==> flow/design.v <==
`timescale 1ns / 1ps
module synch_fifo #(
    parameter   FIFO_WIDTH = 32,                       
    parameter   FIFO_DEPTH = 16,                       
    parameter   FIFO_PTR = 4                           
) (
    input       clk,                                   
    input       rst_n,                                 
    input       fifo_wren,                             
    input       fifo_rden,                             
    input       [FIFO_WIDTH-1:0] fifo_wrdata,          
    output reg  [FIFO_WIDTH-1:0] fifo_rddata,          
    output      fifo_full,                             
    output      fifo_empty,                            
    output      [FIFO_PTR:0] fifo_room_avail,          
    output      [FIFO_PTR:0] fifo_data_avail           
);
reg [FIFO_WIDTH-1:0] mem [0:FIFO_DEPTH-1];       
reg [FIFO_PTR-1:0] wr_ptr, rd_ptr;               
reg [FIFO_PTR:0] count;                          
assign fifo_data_avail = count;
assign fifo_full = (count == FIFO_DEPTH - 1);        
assign fifo_empty = (count == 0);                
assign fifo_room_avail = FIFO_DEPTH - count;
always @(posedge clk or negedge rst_n) begin
    if (!rst_n) begin
        wr_ptr <= 0;
        rd_ptr <= 0;
        count <= 0;
    end else begin
        if (fifo_wren && !fifo_full && !fifo_rden) begin
            mem[wr_ptr] <= fifo_wrdata;
            wr_ptr <= (wr_ptr + 1) % FIFO_DEPTH;
            count <= count + 1;
        end
        if (fifo_rden && !fifo_wren && !fifo_empty) begin
            fifo_rddata <= mem[rd_ptr];
            rd_ptr <= (rd_ptr + 1) % FIFO_DEPTH;
            count <= count - 1;
        end
        if (fifo_wren && fifo_rden && !fifo_full) begin
            if (fifo_empty)
                fifo_rddata <= fifo_wrdata;
            else begin
                mem[wr_ptr] <= fifo_wrdata;
                fifo_rddata <= mem[rd_ptr];
                wr_ptr <= wr_ptr + 1;
                rd_ptr <= rd_ptr + 1;
            end
        end
    end
end
endmodule
# Reports on synch_fifo
# What the tools print for synch_fifo, step after step.
# Line numbers count from 1 in the design file above.
# Cell names lack the library's common part.
# A cell with -- has no value.
dict set report inputs {
  top_module {synch_fifo}
  clock {clk}
  library {sky130hd}
  pvt_corner {tt_025C_1v80}
}

# After elaboration
# Yosys after proc, flatten, opt, wreduce and memory -nomap, before mapping. Print and check cells are not counted. Equal cells are merged and count once.
dict set report word_totals {
  regBits 557
  inputBits 36
  output_inout_bits 44
  word_cells 164
}
dict set report op_classes {
  n_addsub 5
  eq_ne 31
  n_mux 92
  reduce_logical 16
}
# op n
set ops {}
lappend ops {{2-to-1 mux 32 bit} 83}
lappend ops {{parallel mux 32 bit (select 16 bit)} 1}
lappend ops {{== test 4 bit (second input constant)} 16}
lappend ops {{== test 4 x 3 -> 1 bit (second input constant)} 8}
lappend ops {{2-to-1 mux 4 bit} 6}
lappend ops {{== test 4 x 2 -> 1 bit (second input constant)} 4}
lappend ops {{2-to-1 mux 5 bit} 2}
lappend ops {{adder 4 x 1 -> 4 bit (second input constant)} 2}
lappend ops {{== test 4 x 1 -> 1 bit (second input constant)} 2}
lappend ops {{zero test 4 bit} 2}
lappend ops {{logical AND 1 bit} 6}
lappend ops {{adder 5 x 1 -> 5 bit (second input constant)} 1}
lappend ops {{subtractor 5 x 1 -> 5 bit (second input constant)} 1}
lappend ops {{== test 5 x 4 -> 1 bit (second input constant)} 1}
lappend ops {{subtractor 5 bit (first input constant)} 1}
lappend ops {{zero test 5 bit} 1}
lappend ops {{zero test 1 bit} 4}
lappend ops {{nonzero test 2 bit} 2}
lappend ops {{AND reduction 2 bit} 1}

# Depth
# Depth = most cells in a row (Yosys ltp): at word level without a register or memory, in the mapped netlist without a sequential cell, where the memories' decode and read muxes count.
dict set report depth {
  ltp_word 8
  abc_area 0
  mapped_depth 13
  ltp_nobuf 11
}

# Netlist
# Source: synth_stat.txt of the flow (Yosys; design flattened, memories mapped). It holds for the ABC_AREA given above (unset counts as 0); a run with the other value may have another netlist.
dict set report mapped {
  mapped_cells 1897
  area_mm2 0.0280919
  seqArea_mm2 0.016661
  ff_cells 557
  buffers 176
}
# cell n type_area_um2
set types {}
lappend types {edfxtp_1 544 1.63E+04}
lappend types {mux2_2 488 5495.27}
lappend types {mux2i_1 48 480.461}
lappend types {a22oi_1 57 427.91}
lappend types {buf_2 78 390.374}
lappend types {mux2_1 33 371.606}
lappend types {a221oi_1 38 332.819}
lappend types {dfrtp_1 13 325.312}
lappend types {buf_6 23 258.998}
lappend types {o22ai_1 40 250.24}
lappend types {o21ai_0 45 225.216}
lappend types {nand2_1 59 221.462}
lappend types {a21oi_1 44 220.211}
lappend types {nand3_4 12 210.202}
lappend types {nand3_1 40 200.192}
lappend types {clkbuf_1 50 187.68}
lappend types {a222oi_1 18 180.173}
lappend types {ha_1 12 150.144}
# Other cell types: 51; their cells: 255.

# Timing after synthesis
# Path of least setup slack by OpenSTA after synthesis, without wires, with an ideal clock, recovery checks aside; 20% of the period is set as input and as output delay. Where synthesis merged equal registers, the netlist keeps one of their names.
dict set report synth_timing {
  path_kind {input -> register}
  start {input port fifo_wren}
  end {register fifo_rddata[0]}
  tclk_ns 10.0
  input_delay_ns 2.000
  setup_ns 0.471
  t_first_pin_ns 2.000
  t_arrival_ns 4.985
  required_time_ns 9.529
  slack_ns 4.545
  delay_ns 3.456
  stages 3
  path_buffers 1
  synth_period_reached_ns 5.455
}
# "delay_ns" = arrival - input delay + setup time.
# "stages" counts driving pins, that of a launching flip-flop among them; a cell with two outputs on the path counts twice.
# "synth_period_reached_ns" is the clock period less the worst setup slack; recovery checks do not enter. This is arithmetic on one report: input and output delays are still those of the set period (20% each).
# The rows between start and end are the longest chain of elaborated cells between them; the timing report does not say that the signal goes this way. Where chains are equally long, one stands for them.
# A line is the first line of the expression or statement that the cell stems from. Yosys adds cells for indexed reads and writes and turns some case tables into memories.
# A register here has more assigning lines than the two given.
# The path ends at the enable pin of a flip-flop; only ways to that pin are counted.
dict set report synth_via {
  path_cell_list {or3b_2 clkbuf_1 a21boi_0}
  elab_chain_cells 5
  cone_cells 7
  cone_lines 2
  cone_classes {7 x reduce/logical}
}
# item line
set synth_rtl {}
lappend synth_rtl {{from (decl)} 9} ;# input       fifo_wren,
lappend synth_rtl {{zero test 1 bit} 36} ;# if (fifo_rden && !fifo_wren && !fifo_empty) begin
lappend synth_rtl {{logical AND 1 bit (2 in a row)} 36}
lappend synth_rtl {{nonzero test 2 bit} --}
lappend synth_rtl {{AND reduction 2 bit} --}
lappend synth_rtl {{to (assign)} 37} ;# fifo_rddata <= mem[rd_ptr];
lappend synth_rtl {{to (assign)} 43} ;# fifo_rddata <= fifo_wrdata;
lappend synth_rtl {{to (decl)} 12} ;# output reg  [FIFO_WIDTH-1:0] fifo_rddata,

# Path in the finished layout
# From the final timing report of flow run A: the path of least setup slack in the routed layout; clock arrival at registers is part of the times.
dict set report layout_timing {
  path_kind {register -> output}
  start {register count[1]}
  end {output port fifo_room_avail[4]}
  tclk_ns 10.0
  out_delay_ns 2.00
  t_first_pin_ns 0.64
  t_arrival_ns 2.56
  required_time_ns 8.00
  slack_ns 5.44
  stages 8
  path_buffers 2
}
# The rows between start and end are the longest chain of elaborated cells between them; the timing report does not say that the signal goes this way. Where chains are equally long, one stands for them.
# A register here has more assigning lines than the two given.
dict set report layout_via {
  path_cell_list {dfrtp_1 clkbuf_1 inv_1 ha_1 nor3b_1 ha_1 inv_1 clkdlybuf4s50_1}
  elab_chain_cells 1
  cone_cells 1
  cone_lines 1
  cone_classes {1 x add/sub}
}
# item line
set layout_rtl {}
lappend layout_rtl {{from (decl)} 20} ;# reg [FIFO_PTR:0] count;
lappend layout_rtl {{from (assign)} 34} ;# count <= count + 1;
lappend layout_rtl {{from (assign)} 39} ;# count <= count - 1;
lappend layout_rtl {{subtractor 5 bit} 24} ;# assign fifo_room_avail = FIFO_DEPTH - count;
lappend layout_rtl {{to (decl)} 15} ;# output      [FIFO_PTR:0] fifo_room_avail,

# Stored flow runs of synch_fifo (5 of them; Yosys, OpenROAD, sky130hd). They differ in their settings and are not a sequence. Constraints: input delay and output delay 20% of the set period each, output load 0.01 pF.
# "achieved_clock_period_ns" = clock period - worst setup slack. The figure is calculated, with input and output delays left at 20% of the set period.
# "worst_path_ns" is the time allowed to the run's worst setup path (the clock period less input and output delay, where it has them) less its slack. Clock arrival times count: a late capture clock shortens it, a late launch clock lengthens it.
# "final_power_uw" is the tool's figure for a default switching activity; nothing was simulated.
run="flow run A" settings CAP_MARGIN=30 CORE_UTILIZATION=26 CTS_CLUSTER_DIAMETER=190 GPL_TIMING_DRIVEN=0 SLEW_MARGIN=40 period_ns=10.0 CORE_MARGIN=2
run="flow run A" results worst_path_ns=2.56 worstPathKind="register -> output" achieved_clock_period_ns=4.559 stdcell_area_mm2=0.0329153 final_power_uw=9650 setup_ws_ns=5.441 synthesis_area_mm2=0.0280919 total_negative_slack_ns=0.000 total_die_area_mm2=0.110693
run="flow run B" settings CAP_MARGIN=30 CORE_MARGIN=6 CORE_UTILIZATION=47 CTS_CLUSTER_DIAMETER=316 CTS_CLUSTER_SIZE=85 GPL_TIMING_DRIVEN=0 SLEW_MARGIN=20 TNS_END_PERCENT=20 period_ns=10.0
run="flow run B" results worst_path_ns=2.56 worstPathKind="register -> output" achieved_clock_period_ns=4.561 stdcell_area_mm2=0.0306269 final_power_uw=8295 setup_ws_ns=5.439 synthesis_area_mm2=0.0280919 total_negative_slack_ns=0.000 total_die_area_mm2=0.065782
run="flow run C" settings period_ns=10.0 CAP_MARGIN=20 CORE_MARGIN=2 CORE_UTILIZATION=40 SLEW_MARGIN=20
run="flow run C" results worst_path_ns=2.86 worstPathKind="input -> register" achieved_clock_period_ns=4.860 stdcell_area_mm2=0.0312587 final_power_uw=8644 setup_ws_ns=5.140 synthesis_area_mm2=0.0280919 total_negative_slack_ns=0.000 total_die_area_mm2=0.0723664
run="flow run D" settings CAP_MARGIN=35 CELL_PAD_IN_SITES_GLOBAL_PLACEMENT=2 CTS_CLUSTER_DIAMETER=266 GPL_ROUTABILITY_DRIVEN=0 HOLD_SLACK_MARGIN=0.24 MIN_ROUTING_LAYER="met2" SETUP_SLACK_MARGIN=0.41 period_ns=3.7 CORE_MARGIN=2 CORE_UTILIZATION=40 SLEW_MARGIN=20
run="flow run D" results worst_path_ns=3.22 worstPathKind="register -> register" achieved_clock_period_ns=3.219 stdcell_area_mm2=0.0323348 final_power_uw=25416 setup_ws_ns=0.481 synthesis_area_mm2=0.0280919 total_negative_slack_ns=0.000 total_die_area_mm2=0.0723664
run="flow run E" settings CAP_MARGIN=35 CELL_PAD_IN_SITES_GLOBAL_PLACEMENT=2 CTS_CLUSTER_DIAMETER=266 GPL_ROUTABILITY_DRIVEN=0 GPL_TIMING_DRIVEN=0 HOLD_SLACK_MARGIN=0.24 MIN_ROUTING_LAYER="met2" PLACE_DENSITY_LB_ADDON=0.05 SETUP_SLACK_MARGIN=0.69 period_ns=3.7 CORE_MARGIN=2 CORE_UTILIZATION=40 SLEW_MARGIN=20
run="flow run E" results worst_path_ns=3.10 worstPathKind="register -> register" achieved_clock_period_ns=3.104 stdcell_area_mm2=0.0330792 final_power_uw=28578 setup_ws_ns=0.596 synthesis_area_mm2=0.0280919 total_negative_slack_ns=0.000 total_die_area_mm2=0.0723664
